==> flow/design.v <==
module conv1_buf #(
    parameter WIDTH     = 28,
    parameter HEIGHT    = 28,
    parameter DATA_BITS = 8
)(
    input                        clk,
    input                        rst_n,
    input                        valid_in,
    input  signed [DATA_BITS-1:0] data_in,
    output wire signed [DATA_BITS-1:0] data_out_0,  data_out_1,  data_out_2,  data_out_3,  data_out_4,
    output wire signed [DATA_BITS-1:0] data_out_5,  data_out_6,  data_out_7,  data_out_8,  data_out_9,
    output wire signed [DATA_BITS-1:0] data_out_10, data_out_11, data_out_12, data_out_13, data_out_14,
    output wire signed [DATA_BITS-1:0] data_out_15, data_out_16, data_out_17, data_out_18, data_out_19,
    output wire signed [DATA_BITS-1:0] data_out_20, data_out_21, data_out_22, data_out_23, data_out_24,
    output reg                   valid_out_buf
);
    reg [DATA_BITS-1:0] line1_regs [0:WIDTH-1];
    reg [DATA_BITS-1:0] line2_regs [0:WIDTH-1];
    reg [DATA_BITS-1:0] line3_regs [0:WIDTH-1];
    reg [DATA_BITS-1:0] line4_regs [0:WIDTH-1];
    reg [DATA_BITS-1:0] s0[0:4], s1[0:4], s2[0:4], s3[0:4], s4[0:4];
    reg [$clog2(WIDTH)-1:0]  col_cnt;
    reg [$clog2(HEIGHT)-1:0] row_cnt;
    integer i;
    always @(posedge clk) begin
        if (!rst_n) begin
            col_cnt <= 0;
            row_cnt <= 0;
            valid_out_buf <= 0; 
            for (i = 0; i < 5; i = i + 1) begin
                s0[i] <= 0; s1[i] <= 0; s2[i] <= 0; s3[i] <= 0; s4[i] <= 0;
            end
        end else if (valid_in) begin
            line4_regs[col_cnt] <= line3_regs[col_cnt];
            line3_regs[col_cnt] <= line2_regs[col_cnt];
            line2_regs[col_cnt] <= line1_regs[col_cnt];
            line1_regs[col_cnt] <= data_in;
            s4[0] <= line4_regs[col_cnt]; s4[1] <= s4[0]; s4[2] <= s4[1]; s4[3] <= s4[2]; s4[4] <= s4[3];
            s3[0] <= line3_regs[col_cnt]; s3[1] <= s3[0]; s3[2] <= s3[1]; s3[3] <= s3[2]; s3[4] <= s3[3];
            s2[0] <= line2_regs[col_cnt]; s2[1] <= s2[0]; s2[2] <= s2[1]; s2[3] <= s2[2]; s2[4] <= s2[3];
            s1[0] <= line1_regs[col_cnt]; s1[1] <= s1[0]; s1[2] <= s1[1]; s1[3] <= s1[2]; s1[4] <= s1[3];
            s0[0] <= data_in;             s0[1] <= s0[0]; s0[2] <= s0[1]; s0[3] <= s0[2]; s0[4] <= s0[3];
            if (col_cnt == WIDTH - 1) begin
                col_cnt <= 0;
                if (row_cnt == HEIGHT - 1) row_cnt <= 0;
                else row_cnt <= row_cnt + 1;
            end else begin
                col_cnt <= col_cnt + 1;
            end
            valid_out_buf <= (row_cnt >= 4) && (col_cnt >= 4 && col_cnt <= 27);
        end else begin
            valid_out_buf <= 1'b0;
        end
    end
    assign {data_out_0,  data_out_1,  data_out_2,  data_out_3,  data_out_4}  = {s4[4],s4[3],s4[2],s4[1],s4[0]};
    assign {data_out_5,  data_out_6,  data_out_7,  data_out_8,  data_out_9}  = {s3[4],s3[3],s3[2],s3[1],s3[0]};
    assign {data_out_10, data_out_11, data_out_12, data_out_13, data_out_14} = {s2[4],s2[3],s2[2],s2[1],s2[0]};
    assign {data_out_15, data_out_16, data_out_17, data_out_18, data_out_19} = {s1[4],s1[3],s1[2],s1[1],s1[0]};
    assign {data_out_20, data_out_21, data_out_22, data_out_23, data_out_24} = {s0[4],s0[3],s0[2],s0[1],s0[0]};
endmodule
module conv1_calc (
    input                       clk,
    input                       rst_n,
    input                       valid_out_buf,
    input    signed   [7:0]           data_out_0, data_out_1, data_out_2, data_out_3, data_out_4,
                                data_out_5, data_out_6, data_out_7, data_out_8, data_out_9,
                                data_out_10, data_out_11, data_out_12, data_out_13, data_out_14,
                                data_out_15, data_out_16, data_out_17, data_out_18, data_out_19,
                                data_out_20, data_out_21, data_out_22, data_out_23, data_out_24,
    output reg  signed [11:0]          conv_out_1, conv_out_2, conv_out_3,
    output reg                  valid_out_calc
);
    localparam P_STAGES = 7;  
       wire signed [7:0] b1 = 8'sh88;
       wire signed [7:0] b2 = 8'sh00;
       wire signed [7:0] b3 = 8'sh00;
    function signed [7:0] get_w1(input [4:0] addr);
        case(addr)
            5'd00: get_w1 = 8'sh00; 5'd01: get_w1 = 8'shcd; 5'd02: get_w1 = 8'shf9; 5'd03: get_w1 = 8'shef; 5'd04: get_w1 = 8'sh07; 
            5'd05: get_w1 = 8'sh43; 5'd06: get_w1 = 8'shef; 5'd07: get_w1 = 8'shdd; 5'd08: get_w1 = 8'shee; 5'd09: get_w1 = 8'sh13; 
            5'd10: get_w1 = 8'sh31; 5'd11: get_w1 = 8'sh38; 5'd12: get_w1 = 8'sh34; 5'd13: get_w1 = 8'sh19; 5'd14: get_w1 = 8'shfe; 
            5'd15: get_w1 = 8'sh11; 5'd16: get_w1 = 8'sh0c; 5'd17: get_w1 = 8'shfe; 5'd18: get_w1 = 8'shc8; 5'd19: get_w1 = 8'shb3; 
            5'd20: get_w1 = 8'shf0; 5'd21: get_w1 = 8'she1; 5'd22: get_w1 = 8'sh10; 5'd23: get_w1 = 8'sh3c; 5'd24: get_w1 = 8'sh7f; 
            default: get_w1 = 8'sh00;
        endcase
    endfunction
    function signed [7:0] get_w2(input [4:0] addr);
        case(addr)
            5'd00: get_w2 = 8'sh1e; 5'd01: get_w2 = 8'sh26; 5'd02: get_w2 = 8'sh24; 5'd03: get_w2 = 8'sh2e; 5'd04: get_w2 = 8'she6; 
            5'd05: get_w2 = 8'sh1b; 5'd06: get_w2 = 8'she2; 5'd07: get_w2 = 8'sh01; 5'd08: get_w2 = 8'sh21; 5'd09: get_w2 = 8'sh01; 
            5'd10: get_w2 = 8'sh2b; 5'd11: get_w2 = 8'shff; 5'd12: get_w2 = 8'sh15; 5'd13: get_w2 = 8'sh04; 5'd14: get_w2 = 8'sh0d; 
            5'd15: get_w2 = 8'sh0f; 5'd16: get_w2 = 8'she5; 5'd17: get_w2 = 8'she9; 5'd18: get_w2 = 8'shde; 5'd19: get_w2 = 8'sh2d; 
            5'd20: get_w2 = 8'shef; 5'd21: get_w2 = 8'shf2; 5'd22: get_w2 = 8'sh00; 5'd23: get_w2 = 8'sh13; 5'd24: get_w2 = 8'sh19; 
            default: get_w2 = 8'sh00;
        endcase
    endfunction
    function signed [7:0] get_w3(input [4:0] addr);
        case(addr)
            5'd00: get_w3 = 8'sh1f; 5'd01: get_w3 = 8'sh2f; 5'd02: get_w3 = 8'sh1e; 5'd03: get_w3 = 8'sh19; 5'd04: get_w3 = 8'sh17; 
            5'd05: get_w3 = 8'sh08; 5'd06: get_w3 = 8'sh03; 5'd07: get_w3 = 8'shfa; 5'd08: get_w3 = 8'sh0e; 5'd09: get_w3 = 8'sh28; 
            5'd10: get_w3 = 8'shbb; 5'd11: get_w3 = 8'sh35; 5'd12: get_w3 = 8'sh3f; 5'd13: get_w3 = 8'sh36; 5'd14: get_w3 = 8'sh05; 
            5'd15: get_w3 = 8'shc6; 5'd16: get_w3 = 8'shd5; 5'd17: get_w3 = 8'sh04; 5'd18: get_w3 = 8'shfb; 5'd19: get_w3 = 8'shea; 
            5'd20: get_w3 = 8'sh85; 5'd21: get_w3 = 8'sh80; 5'd22: get_w3 = 8'sh80; 5'd23: get_w3 = 8'sh80; 5'd24: get_w3 = 8'sh80; 
            default: get_w3 = 8'sh00;
        endcase
    endfunction
    reg [7:0] p_s0 [0:24]; 
    reg signed [15:0] product1_s1[0:24], product2_s1[0:24], product3_s1[0:24];
    reg signed [17:0] sum1_s2[0:12], sum2_s2[0:12], sum3_s2[0:12];
    reg signed [17:0] sum1_s3[0:6],  sum2_s3[0:6],  sum3_s3[0:6];
    reg signed [17:0] sum1_s4[0:3],  sum2_s4[0:3],  sum3_s4[0:3];
    reg signed [17:0] sum1_s5[0:1],  sum2_s5[0:1],  sum3_s5[0:1];
    reg signed [18:0] sum1_s6, sum2_s6, sum3_s6;
    reg [P_STAGES-1:0] valid_pipe;
    integer i;  
    always @(posedge clk) begin
        if (!rst_n) begin
            valid_pipe <= 0;
            valid_out_calc <= 0;
            conv_out_1 <= 0;
            conv_out_2 <= 0;
            conv_out_3 <= 0;
            for (i=0; i<25; i=i+1) begin p_s0[i] <= 0; product1_s1[i] <= 0; product2_s1[i] <= 0; product3_s1[i] <= 0; end
            for (i=0; i<13; i=i+1) begin sum1_s2[i] <= 0; sum2_s2[i] <= 0; sum3_s2[i] <= 0; end
            for (i=0; i<7; i=i+1)  begin sum1_s3[i] <= 0; sum2_s3[i] <= 0; sum3_s3[i] <= 0; end
            for (i=0; i<4; i=i+1)  begin sum1_s4[i] <= 0; sum2_s4[i] <= 0; sum3_s4[i] <= 0; end
            for (i=0; i<2; i=i+1)  begin sum1_s5[i] <= 0; sum2_s5[i] <= 0; sum3_s5[i] <= 0; end
            sum1_s6 <= 0; sum2_s6 <= 0; sum3_s6 <= 0;
        end else begin
            valid_pipe <= {valid_pipe[P_STAGES-2:0], valid_out_buf};
            valid_out_calc <= valid_pipe[P_STAGES-1];
            if (valid_out_buf) begin
                p_s0[0] <= data_out_0; p_s0[1] <= data_out_1; p_s0[2] <= data_out_2; p_s0[3] <= data_out_3; p_s0[4] <= data_out_4;
                p_s0[5] <= data_out_5; p_s0[6] <= data_out_6; p_s0[7] <= data_out_7; p_s0[8] <= data_out_8; p_s0[9] <= data_out_9;
                p_s0[10] <= data_out_10; p_s0[11] <= data_out_11; p_s0[12] <= data_out_12; p_s0[13] <= data_out_13; p_s0[14] <= data_out_14;
                p_s0[15] <= data_out_15; p_s0[16] <= data_out_16; p_s0[17] <= data_out_17; p_s0[18] <= data_out_18; p_s0[19] <= data_out_19;
                p_s0[20] <= data_out_20; p_s0[21] <= data_out_21; p_s0[22] <= data_out_22; p_s0[23] <= data_out_23; p_s0[24] <= data_out_24;
            end
            for (i = 0; i < 25; i = i + 1) begin
                product1_s1[i] <= $signed(p_s0[i]) * get_w1(i);
                product2_s1[i] <= $signed(p_s0[i]) * get_w2(i);
                product3_s1[i] <= $signed(p_s0[i]) * get_w3(i);
            end
            for (i = 0; i < 12; i = i + 1) begin
                sum1_s2[i] <= product1_s1[2*i] + product1_s1[2*i+1];
                sum2_s2[i] <= product2_s1[2*i] + product2_s1[2*i+1];
                sum3_s2[i] <= product3_s1[2*i] + product3_s1[2*i+1];
            end
            sum1_s2[12] <= product1_s1[24]; sum2_s2[12] <= product2_s1[24]; sum3_s2[12] <= product3_s1[24];
            for (i = 0; i < 6; i = i + 1) begin
                sum1_s3[i] <= sum1_s2[2*i] + sum1_s2[2*i+1];
                sum2_s3[i] <= sum2_s2[2*i] + sum2_s2[2*i+1];
                sum3_s3[i] <= sum3_s2[2*i] + sum3_s2[2*i+1];
            end
            sum1_s3[6] <= sum1_s2[12]; sum2_s3[6] <= sum2_s2[12]; sum3_s3[6] <= sum3_s2[12];
            sum1_s4[0] <= sum1_s3[0] + sum1_s3[1]; sum1_s4[1] <= sum1_s3[2] + sum1_s3[3]; sum1_s4[2] <= sum1_s3[4] + sum1_s3[5]; sum1_s4[3] <= sum1_s3[6];
            sum2_s4[0] <= sum2_s3[0] + sum2_s3[1]; sum2_s4[1] <= sum2_s3[2] + sum2_s3[3]; sum2_s4[2] <= sum2_s3[4] + sum2_s3[5]; sum2_s4[3] <= sum2_s3[6];
            sum3_s4[0] <= sum3_s3[0] + sum3_s3[1]; sum3_s4[1] <= sum3_s3[2] + sum3_s3[3]; sum3_s4[2] <= sum3_s3[4] + sum3_s3[5]; sum3_s4[3] <= sum3_s3[6];
            sum1_s5[0] <= sum1_s4[0] + sum1_s4[1]; sum1_s5[1] <= sum1_s4[2] + sum1_s4[3];
            sum2_s5[0] <= sum2_s4[0] + sum2_s4[1]; sum2_s5[1] <= sum2_s4[2] + sum2_s4[3];
            sum3_s5[0] <= sum3_s4[0] + sum3_s4[1]; sum3_s5[1] <= sum3_s4[2] + sum3_s4[3];
            sum1_s6 <= sum1_s5[0] + sum1_s5[1];
            sum2_s6 <= sum2_s5[0] + sum2_s5[1];
            sum3_s6 <= sum3_s5[0] + sum3_s5[1];
            if (valid_pipe[P_STAGES-1]) begin
                conv_out_1 <= ($signed(sum1_s6) >>> 7) + b1;
                conv_out_2 <= ($signed(sum2_s6) >>> 7) + b2;
                conv_out_3 <= ($signed(sum3_s6) >>> 7) + b3;
            end 
        end
    end
endmodule
 module conv1_layer (
   input clk,
   input rst_n,
   input valid_in,
   input signed [7:0] data_in,
   output signed [11:0] conv_out_1, conv_out_2, conv_out_3,
   output valid_out_conv
 );
 wire signed [7:0] data_out_0, data_out_1, data_out_2, data_out_3, data_out_4,
  data_out_5, data_out_6, data_out_7, data_out_8, data_out_9,
  data_out_10, data_out_11, data_out_12, data_out_13, data_out_14,
  data_out_15, data_out_16, data_out_17, data_out_18, data_out_19,
  data_out_20, data_out_21, data_out_22, data_out_23, data_out_24;
 wire valid_out_buf;
 conv1_buf #(.WIDTH(28), .HEIGHT(28), .DATA_BITS(8)) conv1_buf(
   .clk(clk),
   .rst_n(rst_n),
   .valid_in(valid_in),
   .data_in(data_in),
   .data_out_0(data_out_0),
   .data_out_1(data_out_1),
   .data_out_2(data_out_2),
   .data_out_3(data_out_3),
   .data_out_4(data_out_4),
   .data_out_5(data_out_5),
   .data_out_6(data_out_6),
   .data_out_7(data_out_7),
   .data_out_8(data_out_8),
   .data_out_9(data_out_9),
   .data_out_10(data_out_10),
   .data_out_11(data_out_11),
   .data_out_12(data_out_12),
   .data_out_13(data_out_13),
   .data_out_14(data_out_14),
   .data_out_15(data_out_15),
   .data_out_16(data_out_16),
   .data_out_17(data_out_17),
   .data_out_18(data_out_18),
   .data_out_19(data_out_19),
   .data_out_20(data_out_20),
   .data_out_21(data_out_21),
   .data_out_22(data_out_22),
   .data_out_23(data_out_23),
   .data_out_24(data_out_24),
   .valid_out_buf(valid_out_buf)
 );
 conv1_calc conv1_calc(
   .clk(clk),
   .rst_n(rst_n),
   .valid_out_buf(valid_out_buf),
   .data_out_0(data_out_0),
   .data_out_1(data_out_1),
   .data_out_2(data_out_2),
   .data_out_3(data_out_3),
   .data_out_4(data_out_4),
   .data_out_5(data_out_5),
   .data_out_6(data_out_6),
   .data_out_7(data_out_7),
   .data_out_8(data_out_8),
   .data_out_9(data_out_9),
   .data_out_10(data_out_10),
   .data_out_11(data_out_11),
   .data_out_12(data_out_12),
   .data_out_13(data_out_13),
   .data_out_14(data_out_14),
   .data_out_15(data_out_15),
   .data_out_16(data_out_16),
   .data_out_17(data_out_17),
   .data_out_18(data_out_18),
   .data_out_19(data_out_19),
   .data_out_20(data_out_20),
   .data_out_21(data_out_21),
   .data_out_22(data_out_22),
   .data_out_23(data_out_23),
   .data_out_24(data_out_24),
   .conv_out_1(conv_out_1),
   .conv_out_2(conv_out_2),
   .conv_out_3(conv_out_3),
   .valid_out_calc(valid_out_conv)
 );
 endmodule
Ticket comment

Step by step through the tools: conv1_layer
Each step is given for the RTL above and for the edited RTL.
"before" refers to lines of the RTL above, "after" to lines of the edited file.
"delta" is "after" less "before", of the values as shown.
Operators: Yosys type, input widths -> output width; for muxes data width and select width s.
{"block": "design", "design": "conv1_layer", "clk_port": "clk", "cell_library": "sky130hd", "pvt_corner": "tt_025C_1v80"}

Edit of the RTL
The edit as a unified diff against the file above.
This change comes from a script, not from a designer; no optimisation was intended.
begin of diff
@@ -185,5 +185,5 @@
   data_out_20, data_out_21, data_out_22, data_out_23, data_out_24;
  wire valid_out_buf;
- conv1_buf #(.WIDTH(28), .HEIGHT(28), .DATA_BITS(8)) conv1_buf(
+ conv1_buf #(.WIDTH(28), .HEIGHT(28), .DATA_BITS(10)) conv1_buf(
    .clk(clk),
    .rst_n(rst_n),
end of diff

Word-level counts
Yosys after proc, flatten, opt, wreduce and memory -nomap, before mapping. Print and check cells are not counted.
Memory sizes are those after Yosys's memory passes, which may raise the word count (mostly to a power of two), join words into wider ones and drop unused or constant bits.
{"block": "word_totals", "element": "register_bits", "before": 2906, "after": 2906, "delta": 0}
{"block": "word_totals", "element": "mem_bits_rw", "before": 896, "after": 1120, "delta": 224}
{"block": "word_totals", "element": "clocked_rd_ports_x_width", "before": 32, "after": 40, "delta": 8}
{"block": "word_totals", "element": "n_memories", "before": 4, "after": 4, "delta": 0}
{"block": "word_totals", "element": "inputBits", "before": 11, "after": 11, "delta": 0}
{"block": "word_totals", "element": "out_inout_bits", "before": 37, "after": 37, "delta": 0}
{"block": "mem_list", "element": "mem_shapes", "before": "conv1_buf.line1_regs 28 x 8 bit 1R1W; conv1_buf.line2_regs 28 x 8 bit 1R1W; conv1_buf.line3_regs 28 x 8 bit 1R1W; conv1_buf.line4_regs 28 x 8 bit 1R1W", "after": "conv1_buf.line1_regs 28 x 10 bit 1R1W; conv1_buf.line2_regs 28 x 10 bit 1R1W; conv1_buf.line3_regs 28 x 10 bit 1R1W; conv1_buf.line4_regs 28 x 10 bit 1R1W"}
{"block": "classes", "element": "add_sub_neg", "before": 81, "after": 81, "delta": 0}
{"block": "classes", "element": "mul", "before": 59, "after": 59, "delta": 0}
{"block": "classes", "element": "cmp", "before": 3, "after": 3, "delta": 0}
{"block": "classes", "element": "equal", "before": 2, "after": 2, "delta": 0}
{"block": "classes", "element": "n_mux", "before": 20, "after": 20, "delta": 0}
{"block": "classes", "element": "n_reduce_logical", "before": 5, "after": 5, "delta": 0}
{"block": "ops", "operator": "$mux 8", "before": 8, "after": 0, "delta": -8}
{"block": "ops", "operator": "$mux 10", "before": 0, "after": 8, "delta": 8}
Unchanged operator kinds not shown: 30.

Depth
Yosys ltp: most cells in a row. Word level: on the elaborated netlist, between registers, memories and ports. Mapped: between sequential cells and ports; inverters and the memories' decode and read muxes count.
{"block": "depth", "element": "depth_word", "before": 4, "after": 4, "delta": 0}
{"block": "depth", "element": "ABC_AREA", "before": "0", "after": "0"}
{"block": "depth", "element": "mapped_depth", "before": 19, "after": 19, "delta": 0}

Synthesis result
Yosys stat after the flow's synthesis: flattened, memories mapped to cells. It holds for the ABC_AREA given above (unset counts as 0); a run with the other value may have another netlist.
{"block": "types", "cell_type": "sky130_fd_sc_hd__nor2_1", "before": 2263, "after": 1980, "delta": -283}
{"block": "types", "cell_type": "sky130_fd_sc_hd__inv_1", "before": 1578, "after": 1798, "delta": 220}
{"block": "types", "cell_type": "sky130_fd_sc_hd__nand2_1", "before": 544, "after": 665, "delta": 121}
{"block": "types", "cell_type": "sky130_fd_sc_hd__a21oi_1", "before": 764, "after": 874, "delta": 110}
{"block": "types", "cell_type": "sky130_fd_sc_hd__o21bai_1", "before": 62, "after": 160, "delta": 98}
{"block": "types", "cell_type": "sky130_fd_sc_hd__a21boi_0", "before": 34, "after": 125, "delta": 91}
{"block": "types", "cell_type": "sky130_fd_sc_hd__nor3_1", "before": 400, "after": 483, "delta": 83}
{"block": "types", "cell_type": "sky130_fd_sc_hd__nor2b_1", "before": 375, "after": 293, "delta": -82}
{"block": "types", "cell_type": "sky130_fd_sc_hd__xor2_1", "before": 509, "after": 432, "delta": -77}
{"block": "types", "cell_type": "sky130_fd_sc_hd__a21o_1", "before": 524, "after": 457, "delta": -67}
{"block": "types", "cell_type": "sky130_fd_sc_hd__a211oi_1", "before": 114, "after": 58, "delta": -56}
{"block": "types", "cell_type": "sky130_fd_sc_hd__o21a_1", "before": 228, "after": 181, "delta": -47}
{"block": "types", "cell_type": "sky130_fd_sc_hd__nand3_1", "before": 98, "after": 139, "delta": 41}
{"block": "types", "cell_type": "sky130_fd_sc_hd__mux2i_1", "before": 463, "after": 496, "delta": 33}
{"block": "types", "cell_type": "sky130_fd_sc_hd__a2111oi_0", "before": 48, "after": 15, "delta": -33}
{"block": "types", "cell_type": "sky130_fd_sc_hd__or3_1", "before": 52, "after": 82, "delta": 30}
{"block": "types", "cell_type": "sky130_fd_sc_hd__o211ai_1", "before": 24, "after": 49, "delta": 25}
{"block": "types", "cell_type": "sky130_fd_sc_hd__a2111o_1", "before": 0, "after": 21, "delta": 21}
Unchanged cell types not shown: 8.
Not every row of either side is listed.
{"block": "mapped", "element": "mapped_cells", "before": 18217, "after": 18390, "delta": 173}
{"block": "mapped", "element": "mapped_area_um2", "before": 191866.5, "after": 192369.5, "delta": 503.0}
{"block": "mapped", "element": "ffs", "before": 3536, "after": 3536, "delta": 0}
{"block": "mapped", "element": "n_buf", "before": 475, "after": 469, "delta": -6}
The figures by module come from a second, unflattened synthesis with its own total; it is not the netlist above.
{"block": "unflattened", "element": "cells_unflattened", "before": 18923, "after": 19522, "delta": 599}
{"block": "unflattened", "element": "area_unflattened_um2", "before": 195766.5, "after": 206454.3, "delta": 10687.8}
Each row is one instance without its submodules.
{"block": "modules_before", "mod": "conv1_calc", "n_inst": 1, "n_cells": 16384, "area_um2": 152885.4, "mod_seq_area_um2": 48526.5}
{"block": "modules_before", "mod": "conv1_buf", "n_inst": 1, "n_cells": 2539, "area_um2": 42881.1, "mod_seq_area_um2": 31230.0}
{"block": "modules_before", "mod": "conv1_layer", "n_inst": 1, "n_cells": 0, "area_um2": 0.0, "mod_seq_area_um2": 0.0}
{"block": "modules_after", "mod": "conv1_calc", "n_inst": 1, "n_cells": 16363, "area_um2": 152989.2, "mod_seq_area_um2": 48526.5}
{"block": "modules_after", "mod": "conv1_buf", "n_inst": 1, "n_cells": 3159, "area_um2": 53465.0, "mod_seq_area_um2": 38957.4}
{"block": "modules_after", "mod": "conv1_layer", "n_inst": 1, "n_cells": 0, "area_um2": 0.0, "mod_seq_area_um2": 0.0}

Timing after synthesis
Path of least setup slack by OpenSTA after synthesis, without wires, with an ideal clock, recovery checks aside; 20% of the period is set as input and as output delay. Where synthesis merged equal registers, the netlist keeps one of their names.
{"block": "synth_timing", "element": "kind", "before": "register to register", "after": "register to register"}
{"block": "synth_timing", "element": "startpoint", "before": "register conv1_calc.p_s0[24][7]", "after": "register conv1_calc.p_s0[12][7]"}
{"block": "synth_timing", "element": "endpoint", "before": "register (name not given)", "after": "register (name not given)"}
{"block": "synth_timing", "element": "tclk_ps", "before": 5000, "after": 5000, "delta": 0}
{"block": "synth_timing", "element": "arrival_time_ps", "before": 4956, "after": 4884, "delta": -72}
{"block": "synth_timing", "element": "setup_slack_ps", "before": -84, "after": -11, "delta": 73}
{"block": "synth_timing", "element": "path_delay_ps", "before": 5084, "after": 5012, "delta": -72}
{"block": "synth_timing", "element": "path_stages", "before": 20, "after": 16, "delta": -4}
{"block": "synth_timing", "element": "n_path_buf", "before": 2, "after": 1, "delta": -1}
{"block": "synth_timing", "element": "period_less_setup_slack_ps", "before": 5084, "after": 5011, "delta": -73}
"path_delay_ps" = arrival - input delay + setup time.
"path_stages": output pins that drive a net of the path, with the launching flip-flop's if there is one; two outputs of one cell count as two.
"period_less_setup_slack_ps" = period - worst setup slack (recovery checks aside). The figure is calculated, with input and output delays left at 20% of the set period.
Between the ends stands the longest chain of elaborated cells between them, by number of cells; it is not shown to be the way that was timed. Of several equally long chains one is given.
A line is the first line of the expression or statement that the cell stems from. Yosys adds cells for indexed reads and writes and turns some case tables into memories.
{"block": "synth_via_before", "cell_sequence": "sky130_fd_sc_hd__dfxtp_1 sky130_fd_sc_hd__clkbuf_1 sky130_fd_sc_hd__buf_1 sky130_fd_sc_hd__inv_1 sky130_fd_sc_hd__ha_1 sky130_fd_sc_hd__xnor2_1 sky130_fd_sc_hd__fa_1 sky130_fd_sc_hd__inv_1 sky130_fd_sc_hd__fa_1 sky130_fd_sc_hd__inv_1 sky130_fd_sc_hd__fa_1 sky130_fd_sc_hd__inv_1 sky130_fd_sc_hd__ha_1 sky130_fd_sc_hd__a21o_1 sky130_fd_sc_hd__a21o_1 sky130_fd_sc_hd__a21o_1 sky130_fd_sc_hd__a21o_1 sky130_fd_sc_hd__a31oi_1 sky130_fd_sc_hd__xnor2_1 sky130_fd_sc_hd__nor2_1", "elab_chain_len": 1}
{"block": "synth_rtl_before", "element": "start: declaration", "line_no": 107, "text": "reg [7:0] p_s0 [0:24];"}
{"block": "synth_rtl_before", "element": "start: assignment", "line_no": 123}
{"block": "synth_rtl_before", "element": "start: assignment", "line_no": 137, "text": "p_s0[20] <= data_out_20; p_s0[21] <= data_out_21; p_s0[22] <= data_out_22; p_s0[23] <= data_out_23; p_s0[24] < ..."}
{"block": "synth_rtl_before", "element": "$mul 8x8->16", "line_no": 140}
{"block": "synth_rtl_before", "element": "end: assignment", "line_no": 123}
{"block": "synth_rtl_before", "element": "end: assignment", "line_no": 140}
{"block": "synth_rtl_before", "element": "end: declaration", "line_no": 108}
{"block": "synth_via_after", "cell_sequence": "sky130_fd_sc_hd__dfxtp_1 sky130_fd_sc_hd__buf_1 sky130_fd_sc_hd__clkinv_1 sky130_fd_sc_hd__fa_1 sky130_fd_sc_hd__inv_1 sky130_fd_sc_hd__fa_1 sky130_fd_sc_hd__fa_1 sky130_fd_sc_hd__inv_1 sky130_fd_sc_hd__fa_1 sky130_fd_sc_hd__inv_1 sky130_fd_sc_hd__ha_1 sky130_fd_sc_hd__a2111o_1 sky130_fd_sc_hd__a41oi_1 sky130_fd_sc_hd__o21ai_0 sky130_fd_sc_hd__xnor2_1 sky130_fd_sc_hd__nor2_1", "elab_chain_len": 1}
{"block": "synth_rtl_after", "element": "start: declaration", "line_no": 107, "text": "reg [7:0] p_s0 [0:24];"}
{"block": "synth_rtl_after", "element": "start: assignment", "line_no": 123}
{"block": "synth_rtl_after", "element": "start: assignment", "line_no": 135, "text": "p_s0[10] <= data_out_10; p_s0[11] <= data_out_11; p_s0[12] <= data_out_12; p_s0[13] <= data_out_13; p_s0[14] < ..."}
{"block": "synth_rtl_after", "element": "$mul 8x7->15", "line_no": 142}
{"block": "synth_rtl_after", "element": "end: assignment", "line_no": 123}
{"block": "synth_rtl_after", "element": "end: assignment", "line_no": 142}
{"block": "synth_rtl_after", "element": "end: declaration", "line_no": 108}

Worst path after layout
Path of least setup slack in the final report of each run of pair A (OpenROAD, finished layout, wires in). Where an end is a register, its clock arrival counts in the times.
The path's times are printed in steps of 10 ps; the period is the one set.
{"block": "layout_timing", "element": "kind", "before": "register to register", "after": "register to register"}
{"block": "layout_timing", "element": "startpoint", "before": "register conv1_calc.p_s0[6][2]", "after": "register conv1_calc.p_s0[12][6]"}
{"block": "layout_timing", "element": "endpoint", "before": "register (name not given)", "after": "register (name not given)"}
{"block": "layout_timing", "element": "tclk_ps", "before": 5000, "after": 5000, "delta": 0}
{"block": "layout_timing", "element": "arrival_time_ps", "before": 5350, "after": 5470, "delta": 120}
{"block": "layout_timing", "element": "setup_slack_ps", "before": 450, "after": 430, "delta": -20}
{"block": "layout_timing", "element": "path_stages", "before": 18, "after": 16, "delta": -2}
{"block": "layout_timing", "element": "n_path_buf", "before": 0, "after": 1, "delta": 1}
Between the ends stands the longest chain of elaborated cells between them, by number of cells; it is not shown to be the way that was timed. Of several equally long chains one is given.
{"block": "layout_via_before", "cell_sequence": "sky130_fd_sc_hd__dfxtp_1 sky130_fd_sc_hd__inv_1 sky130_fd_sc_hd__fa_1 sky130_fd_sc_hd__inv_1 sky130_fd_sc_hd__ha_1 sky130_fd_sc_hd__fa_1 sky130_fd_sc_hd__inv_1 sky130_fd_sc_hd__fa_1 sky130_fd_sc_hd__inv_1 sky130_fd_sc_hd__ha_1 sky130_fd_sc_hd__a21o_1 sky130_fd_sc_hd__a21oi_1 sky130_fd_sc_hd__o21ai_0 sky130_fd_sc_hd__a2111oi_1 sky130_fd_sc_hd__nor3_1 sky130_fd_sc_hd__a31oi_1 sky130_fd_sc_hd__xnor2_1 sky130_fd_sc_hd__nor2_1", "elab_chain_len": 1}
{"block": "layout_rtl_before", "element": "start: declaration", "line_no": 107, "text": "reg [7:0] p_s0 [0:24];"}
{"block": "layout_rtl_before", "element": "start: assignment", "line_no": 123}
{"block": "layout_rtl_before", "element": "start: assignment", "line_no": 134, "text": "p_s0[5] <= data_out_5; p_s0[6] <= data_out_6; p_s0[7] <= data_out_7; p_s0[8] <= data_out_8; p_s0[9] <= data_ou ..."}
{"block": "layout_rtl_before", "element": "$mul 8x6->14", "line_no": 140}
{"block": "layout_rtl_before", "element": "end: assignment", "line_no": 123}
{"block": "layout_rtl_before", "element": "end: assignment", "line_no": 140}
{"block": "layout_rtl_before", "element": "end: declaration", "line_no": 108}
{"block": "layout_via_after", "cell_sequence": "sky130_fd_sc_hd__dfxtp_1 sky130_fd_sc_hd__inv_1 sky130_fd_sc_hd__buf_4 sky130_fd_sc_hd__fa_1 sky130_fd_sc_hd__inv_1 sky130_fd_sc_hd__fa_1 sky130_fd_sc_hd__fa_1 sky130_fd_sc_hd__inv_1 sky130_fd_sc_hd__fa_1 sky130_fd_sc_hd__inv_1 sky130_fd_sc_hd__ha_1 sky130_fd_sc_hd__a2111o_1 sky130_fd_sc_hd__a41oi_1 sky130_fd_sc_hd__o21ai_0 sky130_fd_sc_hd__xnor2_1 sky130_fd_sc_hd__nor2_1", "elab_chain_len": 1}
{"block": "layout_rtl_after", "element": "start: declaration", "line_no": 107, "text": "reg [7:0] p_s0 [0:24];"}
{"block": "layout_rtl_after", "element": "start: assignment", "line_no": 123}
{"block": "layout_rtl_after", "element": "start: assignment", "line_no": 135, "text": "p_s0[10] <= data_out_10; p_s0[11] <= data_out_11; p_s0[12] <= data_out_12; p_s0[13] <= data_out_13; p_s0[14] < ..."}
{"block": "layout_rtl_after", "element": "$mul 8x7->15", "line_no": 142}
{"block": "layout_rtl_after", "element": "end: assignment", "line_no": 123}
{"block": "layout_rtl_after", "element": "end: assignment", "line_no": 142}
{"block": "layout_rtl_after", "element": "end: declaration", "line_no": 108}

Measured runs
Runs of the flow (Yosys, OpenROAD) on both versions; the two runs of a pair have the same settings. The constraints put input and output delay at 20% of the set period each and load the outputs with 0.01 pF.
{"block": "settings_pair_A", "CORE_UTILIZATION": 40, "period_ns": 5.0, "CAP_MARGIN": 20, "CORE_MARGIN": 2, "SLEW_MARGIN": 20}
{"block": "results_pair_A", "element": "post_synth_area_um2", "before": 191866.5, "after": 192369.5, "delta": 503.0}
{"block": "results_pair_A", "element": "design.die.area_um2", "before": 485224.0, "after": 486485.0, "delta": 1261.0}
{"block": "results_pair_A", "element": "finish.stdcell_area_um2", "before": 213903.0, "after": 214846.0, "delta": 943.0}
{"block": "results_pair_A", "element": "final_setup_ws_ps", "before": 446, "after": 429, "delta": -17}
{"block": "results_pair_A", "element": "tns_setup_ps", "before": 0, "after": 0, "delta": 0}
{"block": "results_pair_A", "element": "timing.hold.ws_ps", "before": 416, "after": 379, "delta": -37}
{"block": "results_pair_A", "element": "fin_power_uw", "before": 60372, "after": 60938, "delta": 566}
{"block": "results_pair_A", "element": "achievedPeriod_ps", "before": 4554, "after": 4571, "delta": 17}
{"block": "settings_pair_B", "CAP_MARGIN": 25, "CELL_PAD_IN_SITES_GLOBAL_PLACEMENT": 1, "CORE_MARGIN": 2, "CORE_UTILIZATION": 62, "CTS_CLUSTER_DIAMETER": 272, "CTS_CLUSTER_SIZE": 19, "MAX_ROUTING_LAYER": "met5", "PLACE_DENSITY": 0.42, "SETUP_SLACK_MARGIN": 1.37, "period_ns": 5.04, "SLEW_MARGIN": 20}
{"block": "results_pair_B", "element": "post_synth_area_um2", "before": 191866.5, "after": 192369.5, "delta": 503.0}
{"block": "results_pair_B", "element": "design.die.area_um2", "before": 313930.0, "after": 314743.0, "delta": 813.0}
{"block": "results_pair_B", "element": "finish.stdcell_area_um2", "before": 209308.0, "after": 208995.0, "delta": -313.0}
{"block": "results_pair_B", "element": "final_setup_ws_ps", "before": 1019, "after": 1110, "delta": 91}
{"block": "results_pair_B", "element": "tns_setup_ps", "before": 0, "after": 0, "delta": 0}
{"block": "results_pair_B", "element": "timing.hold.ws_ps", "before": 395, "after": 423, "delta": 28}
{"block": "results_pair_B", "element": "fin_power_uw", "before": 47956, "after": 47845, "delta": -111}
{"block": "results_pair_B", "element": "achievedPeriod_ps", "before": 4021, "after": 3930, "delta": -91}
"achievedPeriod_ps" is the run's clock period less its worst setup slack. It is reckoned from that one timing run; input and output delays stay at 20% of the period that was set.
"fin_power_uw" rests on the timing tool's default activity at the inputs, not on a simulated workload.
